==> flow/design.v <==
module fullAdder(input logic a,b,cin,
					  output logic out,cout);
	assign out = (a ^ b) ^ cin;
	assign cout = ( b & cin) | (a & b) | (a & cin);
endmodule
module nBitsADD #(parameter N=32)
					  (input logic [N-1:0] a,b,
					   input logic cin,
					   output logic [N-1:0] out,
					   output logic overflow,cout);
	logic [N-1:0] carry;  
   genvar i;
   generate 
		for(i=0;i<N;i=i+1)
			begin: generateNbitAdder
				if(i==0)
					fullAdder f(a[0],b[0],cin,out[0],carry[0]); 
				else
					fullAdder f(a[i],b[i],carry[i-1],out[i],carry[i]);
			end
   endgenerate
	assign cout = carry[N-1];
	assign overflow = (carry[N-1] ^ carry[N-2]) | 1'b0;  
endmodule 
module Register #(parameter N=32)
					  (input logic [N-1:0] in,
						input logic clk, rst, enable,
						output logic [N-1:0] out);
	always_ff @ (posedge clk) begin
		if (rst) out<={N{1'b0}};
		else if (enable) out<=in;
		else out<=out;
	end	
endmodule 
module mux4 #(parameter N=32)
				 (input logic [N-1:0]in0,in1,in2,in3,in4,in5,in6,in7,in8,in9,in10,in11,in12,in13,in14,in15,
				  input logic [3:0] sel,
				  output logic [N-1:0]out);
	assign out=(sel == 4'b0)? in0 : (sel == 4'b1)? in1 : (sel == 4'b10)? in2 : (sel == 4'b11)? in3 :
				  (sel == 4'b100)? in4 : (sel == 4'b101)? in5 : (sel == 4'b110)? in6 : (sel == 4'b111)? in7 :
				  (sel == 4'b1000)? in8 : (sel == 4'b1001)? in9 : (sel == 4'b1010)? in10 : (sel == 4'b1011)? in11 :
				  (sel == 4'b1100)? in12 : (sel == 4'b1101)? in13 : (sel == 4'b1110)? in14 : in15;				
endmodule
module nBitsAND #(parameter N=32)
					  (input logic [N-1:0]a,b,
						output logic [N-1:0]out);
	assign out = a & b;
endmodule 
module nBitsOR #(parameter N=32)
					 (input logic [N-1:0]a,b,
					  output logic [N-1:0]out);
	assign out = a | b;
endmodule 
module nBitsNOT #(parameter N=32)
					  (input logic [N-1:0]a,
						output logic [N-1:0]out);
	assign out = ~a;
endmodule 
module nBitsC2 #(parameter N=32)
					 (input logic [N-1:0]a,
					  output logic [N-1:0]out);
	assign out = (~a) + 1'b1;
endmodule 
module nBitsShift	#(parameter N=32)
						 (input logic [N-1:0] a,
						  input logic [N-1:0]shamt,
						  input logic sel,  
						  output logic [N-1:0] out);
	logic [N-1:0] outIzq, outDer;
	assign outDer = a>>shamt;		
	assign outIzq = a<<shamt;
	assign out = (sel == 1'b0) ? outDer : outIzq;
endmodule
module ALU #(parameter N=32)
				(input logic [N-1:0] a, b,
				 input logic [3:0] sel,
				 output logic z, n, v,  
				 output logic [N-1:0] result);
	logic [N-1:0] outAND, outOR, outADD, selB, outC2, outShift, nLO, nHI, Ra, Rb;
	logic HI, LO, selShift, cout; 
	assign HI = 1'b1;
	assign LO = 1'b0;
	assign nLO = {N{LO}};
	assign nHI = {N{HI}};
	assign selShift = (sel == 4'b11) ? HI : LO;  
	assign selB = (sel == 4'b1) ? Rb : outC2;  
	assign n = result[N-1];
	assign z = (result == nLO) ? 1'b1 : 1'b0;
	assign Ra = (sel != 4'b1001)? a : b;
	assign Rb = (sel != 4'b1001)? b : a;
	nBitsAND #(N) AND (Ra, Rb, outAND);
	nBitsADD #(N) ADD (Ra, selB, LO, outADD, v, cout);
	nBitsOR #(N) OR (Ra, Rb, outOR);
	nBitsC2 #(N) C2 (Rb, outC2);
	nBitsShift #(N) SHIFT (Ra, Rb, selShift, outShift);
	mux4 #(N) MUX (nLO, outADD, outADD, outShift, outShift, outAND, outOR, Rb, Ra, outADD, nHI, nHI, nHI, nHI, nHI, nHI,
						sel, result);
endmodule
module AverageUnit #(parameter N=32)
						  (input logic [N-1:0] pixel,
							output logic [N-1:0] out);
	logic [9:0] outADD1, outADD2, etapa1, etapa2, etapa3;
	nBitsADD #(10) ADD1 ({2'b0,pixel[7:0]},{2'b0,pixel[15:8]},1'b0,outADD1);
	nBitsADD #(10) ADD2 ({2'b0,pixel[23:16]}, outADD1, 1'b0, outADD2);
	nBitsADD #(10) ADD3 (outADD2, outADD2>>2'b10, 1'b0, etapa1);
	nBitsADD #(10) ADD4 (etapa1, etapa1>>3'b100, 1'b0, etapa2);
	nBitsADD #(10) ADD5 (etapa2, etapa2>>4'b1000, 1'b0, etapa3);
	assign out = etapa3>>2'b10;
endmodule 
module UmbralUnit #(parameter N=32)
						 (input logic [N-1:0] pixel,
						  input logic [N-1:0] umbral,
						  output logic  out);
	assign out = (pixel[7:0]>=umbral)? 1 : 0;
endmodule 
module PAU #(parameter N=32)
				(input logic [N-1:0] pix, umbral,
				 input logic sel,
				 output logic [N-1:0] out);
	logic [N-1:0] outProm, outUmb;
	logic umb;
	AverageUnit #(N) Prom (pix, outProm);
	UmbralUnit #(N) Umb (pix, umbral, umb);
	assign outUmb = {{(N-1){1'b0}}, umb};  
	assign out = (sel)?  outUmb : outProm;  
endmodule 
module mux3 #(parameter N=32)
				 (input logic [N-1:0] in1, in2, in3, in4, in5, in6, in7, in8,
				  input logic [2:0] sel,
				  output logic [N-1:0] out);
	assign out = (sel == 3'b0) ? in1 : (sel == 3'b1) ? in2 : (sel == 3'b10) ? in3 : (sel == 3'b11) ? in4 : 
					 (sel == 3'b100) ? in5 : (sel == 3'b101) ? in6 : (sel == 3'b110) ? in7 : in8;
endmodule
module ConditionalUnit (input logic z, v, n, enable1, enable2, clk, rst,  
								input logic [2:0] cond,  
								output logic out);  
	logic [2:0] regMem, regFlags;
	logic outCond;
	assign regFlags[0]=z;
	assign regFlags[1]=v;
	assign regFlags[2]=n;
	Register #(3) REG (regFlags, clk, rst, enable1, regMem);
	mux3 #(1) MUX (regMem[0] & 1'b1,  
					 ~(regMem[0] ^ 1'b0),  
					 ~(regMem[2] ^ regMem[1]),  
						regMem[2] ^ regMem[1],  
					 ~(regMem[0] ^ 1'b0) & ~(regMem[2] ^ regMem[1]),  
						(regMem[0] & 1'b1) | (regMem[2] ^ regMem[1]),  
						1'b0,  
						1'b1,  
						cond, outCond);
	assign out = (enable2) ? outCond : 1'b0 ;
endmodule 
module ControlUnit(input logic [9:0] InstHeader,
						 output logic RnSrc, ImmSrc, RsSrc, ResultSrc, IOFlag, PAUOp, ImmExt, FlagWrite, ALUSrc, BranchInst, MemWrite, RegWrite, MemPWrite,
						 output logic [3:0] ALUControl,
						 output logic [2:0] CondFlag,
						 output logic [1:0] MemToReg);
	always_comb begin
		if (InstHeader[6:5] == 2'b0) begin  
			if (InstHeader[4]) begin  
				if(InstHeader[3:0] == 4'b1) begin  
					RnSrc = 1'b0;
					ImmSrc = 1'b0;
					ImmExt = 1'b1;
					RegWrite = 1'b1;
					RsSrc = 1'b0;
					PAUOp = 1'b0;
					FlagWrite = 1'b0;
					ALUSrc = 1'b1;
					BranchInst = 1'b0;
					ALUControl = 4'b10;
					CondFlag = InstHeader[9:7];  
					ResultSrc = 1'b0;
					MemWrite = 1'b0;
					MemPWrite = 1'b0;
					IOFlag = 1'b0;
					MemToReg = 2'b1;
				end
				else if(InstHeader[3:0] == 4'b10) begin  
					RnSrc = 1'b0;
					ImmSrc = 1'b0;
					ImmExt = 1'b1;
					RegWrite = 1'b1;
					RsSrc = 1'b0;
					PAUOp = 1'b0;
					FlagWrite = 1'b0;
					ALUSrc = 1'b1;
					BranchInst = 1'b0;
					ALUControl = 4'b1;
					CondFlag = InstHeader[9:7];  
					ResultSrc = 1'b0;
					MemWrite = 1'b0;
					MemPWrite = 1'b0;
					IOFlag = 1'b0;
					MemToReg = 2'b1;
				end
				else if(InstHeader[3:0] == 4'b11) begin 
					RnSrc = 1'b0;
					ImmSrc = 1'b0;
					ImmExt = 1'b1;
					RegWrite = 1'b1;
					RsSrc = 1'b0;
					PAUOp = 1'b0;
					FlagWrite = 1'b0;
					ALUSrc = 1'b1;
					BranchInst = 1'b0;
					ALUControl = 4'b0111;
					CondFlag = InstHeader[9:7];  
					ResultSrc = 1'b0;
					MemWrite = 1'b0;
					MemPWrite = 1'b0;
					IOFlag = 1'b0;
					MemToReg = 2'b01;
				end
				else if(InstHeader[3:0] == 4'b110) begin 
					RnSrc = 1'b0;
					ImmSrc = 1'b0;
					ImmExt = 1'b0;
					RegWrite = 1'b1;
					RsSrc = 1'b0;
					PAUOp = 1'b0;
					FlagWrite = 1'b0;
					ALUSrc = 1'b1;
					BranchInst = 1'b0;
					ALUControl = 4'b110;
					CondFlag = InstHeader[9:7];  
					ResultSrc = 1'b0;
					MemWrite = 1'b0;
					MemPWrite = 1'b0;
					IOFlag = 1'b0;
					MemToReg = 2'b1;
				end
				else if(InstHeader[3:0] == 4'b111) begin 
					RnSrc = 1'b1;
					ImmSrc = 1'b0;
					ImmExt = 1'b1;
					RegWrite = 1'b0;
					RsSrc = 1'b0;
					PAUOp = 1'b0;
					FlagWrite = 1'b1;
					ALUSrc = 1'b1;
					BranchInst = 1'b0;
					ALUControl = 4'b10;
					CondFlag = InstHeader[9:7];  
					ResultSrc = 1'b0;
					MemWrite = 1'b0;
					MemPWrite = 1'b0;
					IOFlag = 1'b0;
					MemToReg = 2'b01;
				end
				else if(InstHeader[3:0] == 4'b1000) begin 
					RnSrc = 1'b0;
					ImmSrc = 1'b0;
					ImmExt = 1'b0;
					RegWrite = 1'b1;
					RsSrc = 1'b0;
					PAUOp = 1'b0;
					FlagWrite = 1'b0;
					ALUSrc = 1'b1;
					BranchInst = 1'b0;
					ALUControl = 4'b11;
					CondFlag = InstHeader[9:7];  
					ResultSrc = 1'b0;
					MemWrite = 1'b0;
					MemPWrite = 1'b0;
					IOFlag = 1'b0;
					MemToReg = 2'b1;
				end
				else if(InstHeader[3:0] == 4'b1001) begin 
					RnSrc = 1'b0;
					ImmSrc = 1'b0;
					ImmExt = 1'b0;
					RegWrite = 1'b1;
					RsSrc = 1'b0;
					PAUOp = 1'b0;
					FlagWrite = 1'b0;
					ALUSrc = 1'b1;
					BranchInst = 1'b0;
					ALUControl = 4'b100;
					CondFlag = InstHeader[9:7];  
					ResultSrc = 1'b0;
					MemWrite = 1'b0;
					MemPWrite = 1'b0;
					IOFlag = 1'b0;
					MemToReg = 2'b1;
				end
				else begin 
					RnSrc = 1'b0;
					ImmSrc = 1'b0;
					ImmExt = 1'b0;
					RegWrite = 1'b0;
					RsSrc = 1'b0;
					PAUOp = 1'b0;
					FlagWrite = 1'b0;
					ALUSrc = 1'b0;
					BranchInst = 1'b0;
					ALUControl = 4'b0;
					CondFlag = 3'b0;
					ResultSrc = 1'b0;
					MemWrite = 1'b0;
					MemPWrite = 1'b0;
					IOFlag = 1'b0;
					MemToReg = 2'b0;
				end
			end
			else begin  
				if(InstHeader[3:0] == 4'b1) begin  
					RnSrc = 1'b0;
					ImmSrc = 1'b0;
					ImmExt = 1'b0;
					RegWrite = 1'b1;
					RsSrc = 1'b0;
					PAUOp = 1'b0;
					FlagWrite = 1'b0;
					ALUSrc = 1'b0;
					BranchInst = 1'b0;
					ALUControl = 4'b10;
					CondFlag = InstHeader[9:7];  
					ResultSrc = 1'b0;
					MemWrite = 1'b0;
					MemPWrite = 1'b0;
					IOFlag = 1'b0;
					MemToReg = 2'b1;
				end
				else if(InstHeader[3:0] == 4'b10) begin  
					RnSrc = 1'b0;
					ImmSrc = 1'b0;
					ImmExt = 1'b0;
					RegWrite = 1'b1;
					RsSrc = 1'b0;
					PAUOp = 1'b0;
					FlagWrite = 1'b0;
					ALUSrc = 1'b0;
					BranchInst = 1'b0;
					ALUControl = 4'b1;
					CondFlag = InstHeader[9:7];  
					ResultSrc = 1'b0;
					MemWrite = 1'b0;
					MemPWrite = 1'b0;
					IOFlag = 1'b0;
					MemToReg = 2'b1;
				end
				else if (InstHeader[3:0] == 4'b11) begin  
					RnSrc = 1'b0;
					ImmSrc = 1'b0;
					ImmExt = 1'b0;
					RegWrite = 1'b1;
					RsSrc = 1'b1;
					PAUOp = 1'b0;
					FlagWrite = 1'b0;
					ALUSrc = 1'b0;
					BranchInst = 1'b0;
					ALUControl = 4'b1000;
					CondFlag = InstHeader[9:7];  
					ResultSrc = 1'b0;
					MemWrite = 1'b0;
					MemPWrite = 1'b0;
					IOFlag = 1'b0;
					MemToReg = 2'b01;
				end
				else if (InstHeader[3:0] == 4'b110) begin  
					RnSrc = 1'b0;
					ImmSrc = 1'b0;
					ImmExt = 1'b0;
					RegWrite = 1'b1;
					RsSrc = 1'b0;
					PAUOp = 1'b0;
					FlagWrite = 1'b0;
					ALUSrc = 1'b0;
					BranchInst = 1'b0;
					ALUControl = 4'b110;
					CondFlag = InstHeader[9:7];  
					ResultSrc = 1'b0;
					MemWrite = 1'b0;
					MemPWrite = 1'b0;
					IOFlag = 1'b0;
					MemToReg = 2'b1;
				end
				else if (InstHeader[3:0] == 4'b111) begin  
					RnSrc = 1'b0;
					ImmSrc = 1'b0;
					ImmExt = 1'b0;
					RegWrite = 1'b0;
					RsSrc = 1'b1;
					PAUOp = 1'b0;
					FlagWrite = 1'b1;
					ALUSrc = 1'b0;
					BranchInst = 1'b0;
					ALUControl = 4'b1001;
					CondFlag = InstHeader[9:7];  
					ResultSrc = 1'b0;
					MemWrite = 1'b0;
					MemPWrite = 1'b0;
					IOFlag = 1'b0;
					MemToReg = 2'b0;
				end
				else if (InstHeader[3:0] == 4'b1000) begin  
					RnSrc = 1'b0;
					ImmSrc = 1'b0;
					ImmExt = 1'b0;
					RegWrite = 1'b1;
					RsSrc = 1'b0;
					PAUOp = 1'b0;
					FlagWrite = 1'b0;
					ALUSrc = 1'b0;
					BranchInst = 1'b0;
					ALUControl = 4'b11;
					CondFlag = InstHeader[9:7];  
					ResultSrc = 1'b0;
					MemWrite = 1'b0;
					MemPWrite = 1'b0;
					IOFlag = 1'b0;
					MemToReg = 2'b1;
				end
				else if (InstHeader[3:0] == 4'b1001) begin  
					RnSrc = 1'b0;
					ImmSrc = 1'b0;
					ImmExt = 1'b0;
					RegWrite = 1'b1;
					RsSrc = 1'b0;
					PAUOp = 1'b0;
					FlagWrite = 1'b0;
					ALUSrc = 1'b0;
					BranchInst = 1'b0;
					ALUControl = 4'b100;
					CondFlag = InstHeader[9:7];  
					ResultSrc = 1'b0;
					MemWrite = 1'b0;
					MemPWrite = 1'b0;
					IOFlag = 1'b0;
					MemToReg = 2'b1;
				end
				else if (InstHeader[3:0] == 4'b1010) begin  
					RnSrc = 1'b0;
					ImmSrc = 1'b0;
					ImmExt = 1'b0;
					RegWrite = 1'b1;
					RsSrc = 1'b0;
					PAUOp = 1'b0;
					FlagWrite = 1'b0;
					ALUSrc = 1'b0;
					BranchInst = 1'b0;
					ALUControl = 4'b0;
					CondFlag = InstHeader[9:7];  
					ResultSrc = 1'b1;
					MemWrite = 1'b0;
					MemPWrite = 1'b0;
					IOFlag = 1'b0;
					MemToReg = 2'b1;
				end
				else if (InstHeader[3:0] == 4'b1011) begin  
					RnSrc = 1'b0;
					ImmSrc = 1'b0;
					ImmExt = 1'b0;
					RegWrite = 1'b1;
					RsSrc = 1'b0;
					PAUOp = 1'b1;
					FlagWrite = 1'b0;
					ALUSrc = 1'b0;
					BranchInst = 1'b0;
					ALUControl = 4'b0;
					CondFlag = InstHeader[9:7];  
					ResultSrc = 1'b1;
					MemWrite = 1'b0;
					MemPWrite = 1'b0;
					IOFlag = 1'b0;
					MemToReg = 2'b1;
				end
				else begin  
					RnSrc = 1'b0;
					ImmSrc = 1'b0;
					ImmExt = 1'b0;
					RegWrite = 1'b0;
					RsSrc = 1'b0;
					PAUOp = 1'b0;
					FlagWrite = 1'b0;
					ALUSrc = 1'b0;
					BranchInst = 1'b0;
					ALUControl = 4'b0;
					CondFlag = 3'b0;
					ResultSrc = 1'b0;
					MemWrite = 1'b0;
					MemPWrite = 1'b0;
					IOFlag = 1'b0;
					MemToReg = 2'b0;
				end
			end
		end
		else if(InstHeader[6:5] == 2'b1) begin  
			if (InstHeader[4:3] == 2'b0) begin  
				RnSrc = 1'b0;
				ImmSrc = 1'b0;
				ImmExt = 1'b1;
				RegWrite = 1'b0;
				RsSrc = 1'b1;
				PAUOp = 1'b0;
				FlagWrite = 1'b0;
				ALUSrc = 1'b1;
				BranchInst = 1'b0;
				ALUControl = 4'b1;
				CondFlag = 3'b0;
				ResultSrc = 1'b0;
				MemWrite = 1'b1;
				MemPWrite = 1'b0;
				IOFlag = 1'b0;
				MemToReg = 2'b0;
			end
			else if (InstHeader[4:3] == 2'b1) begin  
				RnSrc = 1'b0;
				ImmSrc = 1'b0;
				ImmExt = 1'b0;
				RegWrite = 1'b1;
				RsSrc = 1'b1;
				PAUOp = 1'b0;
				FlagWrite = 1'b0;
				ALUSrc = 1'b0;
				BranchInst = 1'b0;
				ALUControl = 4'b1000;
				CondFlag = InstHeader[9:7];  
				ResultSrc = 1'b0;
				MemWrite = 1'b0;
				MemPWrite = 1'b0;
				IOFlag = 1'b0;
				MemToReg = 2'b10;
			end
			else if (InstHeader[4:3] == 2'b10) begin  
				RnSrc = 1'b0;
				ImmSrc = 1'b0;
				ImmExt = 1'b0;
				RegWrite = 1'b0;
				RsSrc = 1'b1;
				PAUOp = 1'b0;
				FlagWrite = 1'b0;
				ALUSrc = 1'b0;
				BranchInst = 1'b0;
				ALUControl = 4'b1000;
				CondFlag = InstHeader[9:7];  
				ResultSrc = 1'b0;
				MemWrite = 1'b0;
				MemPWrite = 1'b1;
				IOFlag = 1'b0;
				MemToReg = 2'b1;
			end
			else if (InstHeader[4:3] == 2'b11) begin  
				RnSrc = 1'b0;
				ImmSrc = 1'b0;
				ImmExt = 1'b1;
				RegWrite = 1'b1;
				RsSrc = 1'b1;
				PAUOp = 1'b0;
				FlagWrite = 1'b0;
				ALUSrc = 1'b1;
				BranchInst = 1'b0;
				ALUControl = 4'b1;
				CondFlag = InstHeader[9:7];  
				ResultSrc = 1'b0;
				MemWrite = 1'b0;
				MemPWrite = 1'b0;
				IOFlag = 1'b0;
				MemToReg = 2'b0;
			end
			else begin  
				RnSrc = 1'b0;
				ImmSrc = 1'b0;
				ImmExt = 1'b0;
				RegWrite = 1'b0;
				RsSrc = 1'b0;
				PAUOp = 1'b0;
				FlagWrite = 1'b0;
				ALUSrc = 1'b0;
				BranchInst = 1'b0;
				ALUControl = 4'b0;
				CondFlag = 3'b0;
				ResultSrc = 1'b0;
				MemWrite = 1'b0;
				MemPWrite = 1'b0;
				IOFlag = 1'b0;
				MemToReg = 2'b0;
			end
		end
		else if (InstHeader[6:5] == 2'b10) begin  
			RnSrc = 1'b0;
			ImmSrc = 1'b1;
			ImmExt = 1'b0;
			RegWrite = 1'b0;
			RsSrc = 1'b0;
			PAUOp = 1'b0;
			FlagWrite = 1'b0;
			ALUSrc = 1'b1;
			BranchInst = 1'b1;
			ALUControl = 4'b111;
			CondFlag = InstHeader[9:7];
			ResultSrc = 1'b0;
			MemWrite = 1'b0;
			MemPWrite = 1'b0;
			IOFlag = 1'b0;
			MemToReg = 2'b1;
		end
		else begin  
			RnSrc = 1'b0;
			ImmSrc = 1'b0;
			ImmExt = 1'b0;
			RegWrite = 1'b0;
			RsSrc = 1'b0;
			PAUOp = 1'b0;
			FlagWrite = 1'b0;
			ALUSrc = 1'b0;
			BranchInst = 1'b0;
			ALUControl = 4'b0;
			CondFlag = 3'b0;
			ResultSrc = 1'b0;
			MemWrite = 1'b0;
			MemPWrite = 1'b0;
			IOFlag = 1'b0;
			MemToReg = 2'b0;
		end
	end 
endmodule 
module Extend (input logic [26:0] imm,
					input logic ImmSrc, ImmExt,
					output logic [31:0] ExtImm);
	logic [31:0] ext14, ext27;
	assign ext14 = (ImmExt) ? { {18{ imm[13] }} , imm[13:0]} : { {18{ 1'b0 }} , imm[13:0]};  
	assign ext27 = (ImmExt) ? { {5{ imm[26] }} , imm} : { {5{ 1'b0 }} , imm };  
	assign ExtImm = (ImmSrc) ? ext27 : ext14;
endmodule 
module RegisterFile #(parameter N=4, M=32)
			(input logic clk,
			input logic rst,
			input logic WE3,
			input logic [N-1:0] A1,
			input logic [N-1:0] A2,
			input logic [N-1:0] A3,
			input logic [M-1:0] WD3,
			input logic [M-1:0] R15,
			output logic [M-1:0] RD1,
			output logic [M-1:0] RD2);
logic [31:0]rf[16];  
logic [31:0] rd1f, rd2f;
always_ff@(posedge clk)
	if (rst) begin
		for (int k = 0; k < 16; k++) rf[k] <= 32'b0;
	end
	else if (WE3) rf[A3] <= WD3;
	assign rd1f = (WE3 && A3 == A1) ? WD3 : rf[A1];
	assign rd2f = (WE3 && A3 == A2) ? WD3 : rf[A2];
	assign RD1 = (A1==4'b1111)? R15:rd1f;
	assign RD2 = (A1==4'b1111)? R15:rd2f;
endmodule
module Fetch #(parameter N = 32)
              (input  logic clk, rst, PCsrc,
		  		   input  logic [N-1:0] PCalu,
				   input  logic [N-1:0] imem_rdata,
				   output logic [N-1:0] inst,
					output logic [N-1:0] PCout);
	logic [N-1:0] PCin, PCplus1;
	Register #(N) PC (PCin, clk, rst, 1'b1, PCout);
	nBitsADD #(N) Sumador (PCout, 32'b1, 1'b0, PCplus1);
	assign inst = imem_rdata;  
	assign PCin = (PCsrc)? PCalu : PCplus1;
endmodule
module Decode #(parameter N=32)
					(input logic [N-1:0] inst, PC, DataWrite,
					 input logic [3:0] Rd,
					 input logic clk, rst, RegWrite,
					 output logic [N-1:0] Ra, Rb, ExtImm,
					 output logic [3:0] RdOut,
					 output logic MemPWrite, RegWriteOut, MemWrite, BranchInst, ALUSrc, FlagWrite, PAUOp, IOFlag, ResultSrc,
					 output logic [3:0] ALUControl,
					 output logic [2:0] CondFlag,
					 output logic [1:0] MemToReg);
	logic RnSrc, ImmSrc, RsSrc, ImmExt;
	logic [3:0] A1, A2;
	logic [26:0] ImmMux;
	ControlUnit UnidadControl (inst[31:22], RnSrc, ImmSrc, RsSrc, ResultSrc, IOFlag, PAUOp, ImmExt, FlagWrite, ALUSrc, 
										BranchInst, MemWrite, RegWriteOut, MemPWrite, ALUControl, CondFlag, MemToReg);
	RegisterFile #(4, N) BancoRegistro (clk, rst, RegWrite, A1, A2, Rd,	DataWrite, PC, Ra, Rb);
	Extend Extension (ImmMux, ImmSrc, ImmExt, ExtImm);
	assign ImmMux = (ImmSrc) ? inst[26:0] : { {13{1'b0}},inst[13:0]};
	assign A1 = (RnSrc) ? inst[17:14] : inst[21:18];
	assign A2 = (RsSrc) ? inst[17:14] : inst[13:10];
	assign RdOut = inst[17:14];
endmodule 
module Execute #(parameter N=32)
					(input logic MemPWrite, RegWrite, MemWrite, BranchInst, ALUSrc, FlagWrite, PAUOp, IOFlag, ResultSrc, clk, rst,
					 input logic [1:0] MemToReg,
					 input logic [3:0] ALUControl,
					 input logic [2:0] CondFlag,
					 input logic [31:0] Ra, Rb, ExtIm,
					 input logic [3:0] Rd,
					 output logic PCSrc, RegWriteOut, MemWriteOut, MemPWriteOut, IOFlagOut,
					 output logic [1:0] MemToRegOut,
					 output logic [N-1:0] ALUResult, WriteData, 
					 output logic [3:0] RdOut);
	logic z, v, n, enable2, condi;
	logic [31:0] ALUOut, APUout, RbMux;
	assign MemPWriteOut = MemPWrite;
	assign MemToRegOut = MemToReg;
	assign MemWriteOut = MemWrite;
	assign IOFlagOut = IOFlag;
	assign RdOut = Rd;
	assign WriteData = Rb;
	assign enable2 = BranchInst | RegWrite;  
	assign RegWriteOut = condi & RegWrite;  
	assign PCSrc = condi & BranchInst;  
	ConditionalUnit UniCondicion (z, v, n, FlagWrite, enable2, clk, rst, CondFlag, condi);
	ALU #(32) ALUnit (Ra, RbMux, ALUControl, z, n, v, ALUOut);
	PAU #(32) PAUnit (Ra, Rb,PAUOp, APUout);
	assign RbMux = (ALUSrc) ? ExtIm : Rb;
	assign ALUResult = (ResultSrc) ? APUout : ALUOut;
endmodule 
module MemoryStage #(parameter N = 32) 
						  (input logic clk, MEMWrite, MemPWrite, PCSrc, RegWrite, IOFlag,
							input logic [1:0] MemToReg,
							input logic [N-1:0] address, WriteData,
							input logic [3:0] RdIn,
							input logic [N-1:0] dmem_rdata,
							input logic [1:0] pmem_rdata,
							output logic [N-1:0] ReadDataDataMem, ReadDataPixMem, ALUresultOut,
							output logic [3:0]  RdOut,
							output logic PCSrcOut, RegWriteOut, IOFlagOut,
							output logic [1:0] MemToRegOut);
	assign ReadDataDataMem = dmem_rdata;
	assign ReadDataPixMem = {{(N-2){1'b0}}, pmem_rdata};
	assign ALUresultOut = address;
	assign RdOut = RdIn;
	assign PCSrcOut = PCSrc;
	assign RegWriteOut = RegWrite;
	assign IOFlagOut = IOFlag;
	assign MemToRegOut = MemToReg;
endmodule
module WriteBack #(parameter N=32)
						(input logic PCSrc, RegWrite, IOFlag,
						 input logic [1:0] MemToReg,
						 input logic [N-1:0] IOIn, ReadData, ReadDataP, ALUOut, 
						 input logic [3:0] Rd,
						 output logic [N-1:0] OutData, 
						 output logic [3:0] RdOut,
						 output logic PCSrcOut, RegWriteOut);
	logic [N-1:0] Result;
	assign Result = (MemToReg == 2'b0) ? ReadData : (MemToReg == 2'b1) ? ALUOut : (MemToReg == 2'b10) ? ReadDataP : 32'b0;
	assign OutData = (IOFlag) ? IOIn : Result;
	assign PCSrcOut = PCSrc;
	assign RegWriteOut = RegWrite;
	assign RdOut = Rd;
endmodule   
module ArquitecturaHybridARMIPS(input logic clk, reset,
										  output logic [31:0] imem_addr,
										  input logic [31:0] imem_rdata,
										  output logic [31:0] mem_addr,
										  output logic dmem_we,
										  output logic [31:0] dmem_wdata,
										  input logic [31:0] dmem_rdata,
										  output logic pmem_we,
										  output logic [1:0] pmem_wdata,
										  input logic [1:0] pmem_rdata,
										  output logic rf_we,
										  output logic [3:0] rf_waddr,
										  output logic [31:0] rf_wdata);
	logic enable;
	logic [31:0] inDE, PC, DataWrite, PCalu, IOIn, outFE;
	logic [3:0] Rd;
	logic PCSrc, RegWrite;
	logic [117:0] outDE, inEXE;
	logic [74:0] outEXE, inMEM;
	logic [104:0] outMEM, inWB;
	assign enable = 1'b1;
	assign IOIn = 32'b0;
	assign imem_addr = PC;
	assign mem_addr = inMEM[31:0];
	assign dmem_we = inMEM[72];
	assign dmem_wdata = inMEM[63:32];
	assign pmem_we = inMEM[73];
	assign pmem_wdata = inMEM[33:32];
	assign rf_we = RegWrite;
	assign rf_waddr = Rd;
	assign rf_wdata = DataWrite;
	Fetch #(32) IF (clk, reset, PCSrc,
		  		   DataWrite,
				   imem_rdata,
				   outFE, PC);
	Decode #(32) DE (inDE, PC, DataWrite,
					 Rd,
					 clk, reset, RegWrite,
					 outDE[95:64], outDE[63:32], outDE[31:0],  
					 outDE[99:96],  
					 outDE[100], outDE[101], outDE[102], outDE[103], outDE[104],  
					 outDE[105], outDE[106], outDE[107], outDE[108],   
					 outDE[112:109],  
					 outDE[115:113],  
					 outDE[117:116]);  
	Execute #(32) EXE (inEXE[100], inEXE[101], inEXE[102], inEXE[103], inEXE[104],  
					  inEXE[105], inEXE[106], inEXE[107], inEXE[108],  
					  clk, reset,
					  inEXE[117:116],  
					  inEXE[112:109],  
					  inEXE[115:113],  
					  inEXE[95:64], inEXE[63:32], inEXE[31:0],  
					  inEXE[99:96],  
					  outEXE[70], outEXE[71], outEXE[72], outEXE[73], outEXE[74],  
					  outEXE[69:68],  
					  outEXE[31:0], outEXE[63:32],  
					  outEXE[67:64]);  
	MemoryStage #(32) MEM (clk,
							inMEM[72], inMEM[73], inMEM[70], inMEM[71], inMEM[74],  
							inMEM[69:68],  
							inMEM[31:0], inMEM[63:32],  
							inMEM[67:64],  
							dmem_rdata, pmem_rdata,
							outMEM[31:0], outMEM[63:32], outMEM[95:64],  
							outMEM[99:96],  
							outMEM[102], outMEM[103], outMEM[104],  
							outMEM[101:100]);  
	WriteBack #(32) WB (inWB[102], inWB[103], inWB[104],  
						 inWB[101:100],  
						 IOIn, inWB[31:0], inWB[63:32], inWB[95:64],  
						 inWB[99:96],  
						 DataWrite, 
						 Rd,
						 PCSrc, RegWrite);
	Register #(32) IF_DE (outFE, clk, reset, enable, inDE);
	Register #(118) DE_EXE (outDE, clk, reset, enable, inEXE);
	Register #(75) EXE_MEM (outEXE, clk, reset, enable, inMEM);
	Register #(105) MEM_WB (outMEM, clk, reset, enable, inWB);
endmodule
# Step by step through the tools: ArquitecturaHybridARMIPS
# What the tools print for ArquitecturaHybridARMIPS, step after step.
# Lines are those of the file above, counted from 1.
# Operators: Yosys type, input widths -> output width; for muxes data width and select width s.
# Library cell names are shortened.
# The mark - stands for no value.
# inputs
top_module	ArquitecturaHybridARMIPS
clk_port	clk
cell_library	sky130hd
corner	tt_025C_1v80

# Word-level counts
# Yosys after proc, flatten, opt, wreduce and memory -nomap, before mapping. Enables and synchronous resets that opt folds into registers are not counted as muxes. Memory bits, and registers merged into a memory's read port (data or address), are not among the register bits. Print and check cells are not counted.
# Yosys's memory passes give these memory sizes; they may raise the number of words (mostly to a power of two), join words into wider ones and drop unused or constant bits.
# op_classes
n_addsub	1
compare	1
equal	35
n_shift	2
muxes	175
n_logic	518
n_reduce_logical	13
# ops
operator	count
$mux 32	28
$and 1x1->1	225
$xor 1x1->1	167
$or 1x1->1	118
$mux 1	93
$mux 4	21
$mux 3	26
$add 32x1->32 const B	1
$and 32x32->32	1
$or 32x32->32	1
$shl 32x32->32	1
$shr 32x32->32	1
$not 32->32	1
$logic_not 32->1	1
$ge 8x32->1	1
$eq 4x4->1 const B	7
$mux 27	1
$eq 4x3->1 const B	6
$eq 4x2->1 const B	4
$reduce_or 11->1	1
$reduce_or 10->1	1
$mux 2	5
$eq 3x3->1 const B	3
$eq 2x2->1 const B	4
$eq 4x1->1 const B	2
$eq 4x4->1	2
$mux 8	1
$eq 2x1->1 const B	3
# Other operator kinds: 11; their cells: 19.
# bits
ff_bits	332
ramBits	512
memories	1
word_cells	757
# mem_list
memory	words	word_bits	line_no	text
DE.BancoRegistro.rf	16	32	639	logic [31:0]rf[16];

# Depth
# Longest topological path by Yosys (ltp), each cell counted once; first at word level (registers and memories cut), then after technology mapping (sequential cells cut; the memories' decode and read muxes count).
# logic_depth
ltp_word	109
abc_area	0
depth_mapped	54

# Mapped cells and area
# The flow's flattened synthesis, as Yosys stat reports it; memories are mapped. The netlist is that of the ABC_AREA named above (0 if unset); the other value can give another one.
# Totals and module areas in this step are rounded.
# types
type	count	area_total_um2
edfxtp_1	512	1.54E+04
dfxtp_1	328	6.57E+03
mux4_2	147	3.31E+03
nor2_1	796	2.99E+03
nand2_1	754	2.83E+03
mux2i_1	198	1.98E+03
clkbuf_1	346	1.3E+03
a21oi_1	239	1.2E+03
fa_1	58	1.16E+03
nor2b_1	169	1.06E+03
a311oi_1	102	893.357
nand3_1	175	875.84
buf_4	111	833.299
ha_1	59	738.208
a211oi_1	97	728.198
o21ai_0	135	675.648
a31oi_1	92	575.552
mux2_2	45	506.736
# Other cell types: 72; their cells: 959.
# synth_totals
cell_count	5322
mapped_area_um2	49880
seq_area_um2	21940
ffs	840
n_buf	575
# By module: a second synthesis without flattening, with its own total; a netlist apart from the flattened one above.
# unflattened
hier_cells	5757
area_unflattened_um2	61800
# Rows give one instance, submodules left out.
# modules
mod	instances	n_cells	area_um2	seq_area_um2
RegisterFile	1	1820	27650	15370
mux4 (N=32)	1	900	5862	0.0
nBitsShift (N=32)	1	607	4349	0.0
Register (N=118)	1	380	4156	2362
Register (N=105)	1	339	3756	2102
Register (N=75)	1	242	2716	1501
Register (N=32)	2	103	1164	640.6
fullAdder	114	1	20.0	0.0
Execute (N=32)	1	116	1415	0.0
ALU (N=32)	1	295	1366	0.0
WriteBack (N=32)	1	123	1282	0.0
Fetch (N=32)	1	70	792.0	0.0
MemoryStage (N=32)	1	106	792.0	0.0
nBitsC2 (N=32)	1	91	655.6	0.0
# Further modules, not shown: 14.

# Path before layout
# Path of least setup slack by OpenSTA after synthesis, without wires, with an ideal clock, recovery checks aside; 20% of the period is set as input and as output delay. Where synthesis merged equal registers, the netlist keeps one of their names.
# synth_timing
kind	reg2reg
start	reg DE_EXE.out[104]
end	reg EXE.UniCondicion.REG.out[0]
clock_period_ns	14.0
setup_ns	0.059
t_first_pin_ns	0.000
arrival_time_ns	14.475
required_time_ns	13.941
path_slack_ns	-0.534
delay_ns	14.534
path_stages	54
synth_period_reached_ns	14.534
# "delay_ns" is the arrival time less input delay plus setup time.
# "path_stages": output pins that drive a net of the path, with the launching flip-flop's if there is one; two outputs of one cell count as two.
# "synth_period_reached_ns" = period - worst setup slack (recovery checks aside). The figure is calculated, with input and output delays left at 20% of the set period.
# The rows between start and end are the longest chain of elaborated cells between them; the timing report does not say that the signal goes this way. Where chains are equally long, one stands for them.
# Each line given opens the expression or statement behind the cell; cells for indexed reads and writes are added by Yosys, which also makes memories of some case tables.
# At most two assigning lines are given for a register; there are more.
# synth_via
path_cell_list	dfxtp_1 -> buf_6 -> mux2_2 -> buf_2 -> mux2i_4 -> buf_2 -> buf_2 -> buf_4 -> buf_2 -> nor2_1 -> xnor2_1 -> fa_1 -> inv_1 -> fa_1 -> fa_1 -> fa_1 -> inv_1 -> fa_1 -> (+18 left out) -> fa_1 -> fa_1 -> fa_1 -> fa_1 -> fa_1 -> fa_1 -> fa_1 -> fa_1 -> inv_1 -> fa_1 -> fa_1 -> o221ai_1 -> o21ai_0 -> a41o_1 -> a31oi_1 -> nand4_1 -> nor4_1 -> a31o_1
elab_chain_cells	109
cone_cells	237
cone_lines	16
classes_between	add/sub (1); shift (2); mux (16); logic (217); reduce/logical (1)
# synth_rtl
item	line_no	text
start, declared	28	output logic [N-1:0] out);
start, assigned	31	else if (enable) out<=in;
start, assigned	32	else out<=out;
$mux 32	710	assign RbMux = (ALUSrc) ? ExtIm : Rb;
$mux 32	90	assign Rb = (sel != 4'b1001)? b : a;
$not 32->32	62	assign out = (~a) + 1'b1;
$add 32x1->32	62
$mux 32	86	assign selB = (sel == 4'b1) ? Rb : outC2;
$and 1x1->1 (2 in a row)	4	assign cout = ( b & cin) | (a & b) | (a & cin);
$or 1x1->1 (2 in a row)	4
(+85 left out)	-
$or 1x1->1 (2 in a row)	4
$xor 1x1->1	3	assign out = (a ^ b) ^ cin;
$mux 32 (2 in a row)	41	(sel == 4'b1000)? in8 : (sel == 4'b1001)? in9 : (sel == 4'b1010)? in10 : (sel == 4'b1011)? in11 :
$mux 32 (4 in a row)	40	(sel == 4'b100)? in4 : (sel == 4'b101)? in5 : (sel == 4'b110)? in6 : (sel == 4'b111)? in7 :
$mux 32 (4 in a row)	39	assign out=(sel == 4'b0)? in0 : (sel == 4'b1)? in1 : (sel == 4'b10)? in2 : (sel == 4'b11)? in3 :
$logic_not 32->1	88	assign z = (result == nLO) ? 1'b1 : 1'b0;
$mux 1	88
end, assigned	31
end, assigned	32
end, declared	28

# Path in the finished layout
# Path of least setup slack in the final report of entry A (OpenROAD, finished layout, wires in). Where an end is a register, its clock arrival counts in the times.
# layout_timing
kind	reg2reg
start	reg DE_EXE.out[112]
end	reg EXE.UniCondicion.REG.out[0]
clock_period_ns	18.9
setup_ns	0.05
t_first_pin_ns	0.74
arrival_time_ns	16.13
required_time_ns	19.56
path_slack_ns	3.43
path_stages	49
# The rows between start and end are the longest chain of elaborated cells between them; the timing report does not say that the signal goes this way. Where chains are equally long, one stands for them.
# At most two assigning lines are given for a register; there are more.
# layout_via
path_cell_list	dfxtp_1 -> buf_4 -> nand4bb_4 -> mux2i_4 -> buf_4 -> nor2_1 -> nand2_1 -> nand2_1 -> xnor2_1 -> fa_1 -> fa_1 -> inv_1 -> fa_1 -> inv_1 -> fa_1 -> fa_1 -> inv_1 -> fa_1 -> (+13 left out) -> fa_1 -> fa_1 -> fa_1 -> fa_1 -> fa_1 -> fa_1 -> fa_1 -> fa_1 -> inv_1 -> fa_1 -> fa_1 -> o221ai_1 -> o21ai_0 -> a41o_1 -> a31oi_1 -> nand4_1 -> nor4_1 -> a31o_1
elab_chain_cells	109
cone_cells	248
classes_between	add/sub (1); eq/ne (10); shift (2); mux (16); logic (217); reduce/logical (2)
# layout_rtl
item	line_no	text
start, declared	28	output logic [N-1:0] out);
start, assigned	31	else if (enable) out<=in;
start, assigned	32	else out<=out;
$ne 4x4->1	90	assign Rb = (sel != 4'b1001)? b : a;
$mux 32	90
$not 32->32	62	assign out = (~a) + 1'b1;
$add 32x1->32	62
$mux 32	86	assign selB = (sel == 4'b1) ? Rb : outC2;
$and 1x1->1 (2 in a row)	4	assign cout = ( b & cin) | (a & b) | (a & cin);
$or 1x1->1 (2 in a row)	4
(+85 left out)	-
$or 1x1->1 (2 in a row)	4
$xor 1x1->1	3	assign out = (a ^ b) ^ cin;
$mux 32 (2 in a row)	41	(sel == 4'b1000)? in8 : (sel == 4'b1001)? in9 : (sel == 4'b1010)? in10 : (sel == 4'b1011)? in11 :
$mux 32 (4 in a row)	40	(sel == 4'b100)? in4 : (sel == 4'b101)? in5 : (sel == 4'b110)? in6 : (sel == 4'b111)? in7 :
$mux 32 (4 in a row)	39	assign out=(sel == 4'b0)? in0 : (sel == 4'b1)? in1 : (sel == 4'b10)? in2 : (sel == 4'b11)? in3 :
$logic_not 32->1	88	assign z = (result == nLO) ? 1'b1 : 1'b0;
$mux 1	88
end, assigned	31
end, assigned	32
end, declared	28

# Module ArquitecturaHybridARMIPS, platform sky130hd: 4 stored runs of the flow (Yosys, OpenROAD) with differing settings, in no particular order. Input and output delays are each 20% of the period that was set; the output load is 0.01 pF.
# By "clock_period_reached_ns" is meant the clock period of the run minus its worst setup slack. This is arithmetic on one report: input and output delays are still those of the set period (20% each).
# "critical_path_time_ns" = time allowed to the worst setup path (clock period - input delay - output delay, where it has them) - its slack; a late launch clock adds to it, a late capture clock takes from it.
# "power_total_uw": no workload was simulated; the value follows from the tool's default switching activity.
# The measured numbers are rounded.
# A setting shown as n/a is not set for that run.
# Results: n/a = not shown.
name,entry A,entry B,entry C,entry D
CORE_MARGIN,5,2,2,5
CORE_UTILIZATION,40,40,40,40
period_ns,18.9,20.8,20.8,14.0
CAP_MARGIN,20,40,40,20
SLEW_MARGIN,20,20,20,20
CELL_PAD_IN_SITES_DETAIL_PLACEMENT,n/a,1,1,n/a
CORE_ASPECT_RATIO,n/a,0.73,0.73,n/a
CTS_CLUSTER_DIAMETER,n/a,307,307,n/a
HOLD_SLACK_MARGIN,n/a,0.2,0.2,n/a
MIN_ROUTING_LAYER,n/a,met2,met2,n/a
ABC_AREA,n/a,n/a,1,n/a
GPL_ROUTABILITY_DRIVEN,n/a,n/a,0,n/a
PLACE_DENSITY,n/a,n/a,0.83,n/a
power_total_uw,5549,n/a,n/a,7354
timing.setup.ws_ns,3.431,n/a,n/a,0.496
finalUtil_pct,45.3,n/a,n/a,45.3
cell_area_final_um2,56080,n/a,n/a,56090
worst_hold_slack_ns,0.409,n/a,n/a,0.411
clock_period_reached_ns,15.469,n/a,n/a,13.504
dieArea_um2,131900,n/a,n/a,131900
timing.setup.tns_ns,0.000,n/a,n/a,0.000
critical_path_time_ns,15.47,n/a,n/a,13.50
worstPathKind,reg2reg,n/a,n/a,reg2reg
synthArea_um2,49880,n/a,n/a,49880
# Entry B: no results, routing failed with GRT-0116
# Entry C: no results, routing failed with GRT-0116
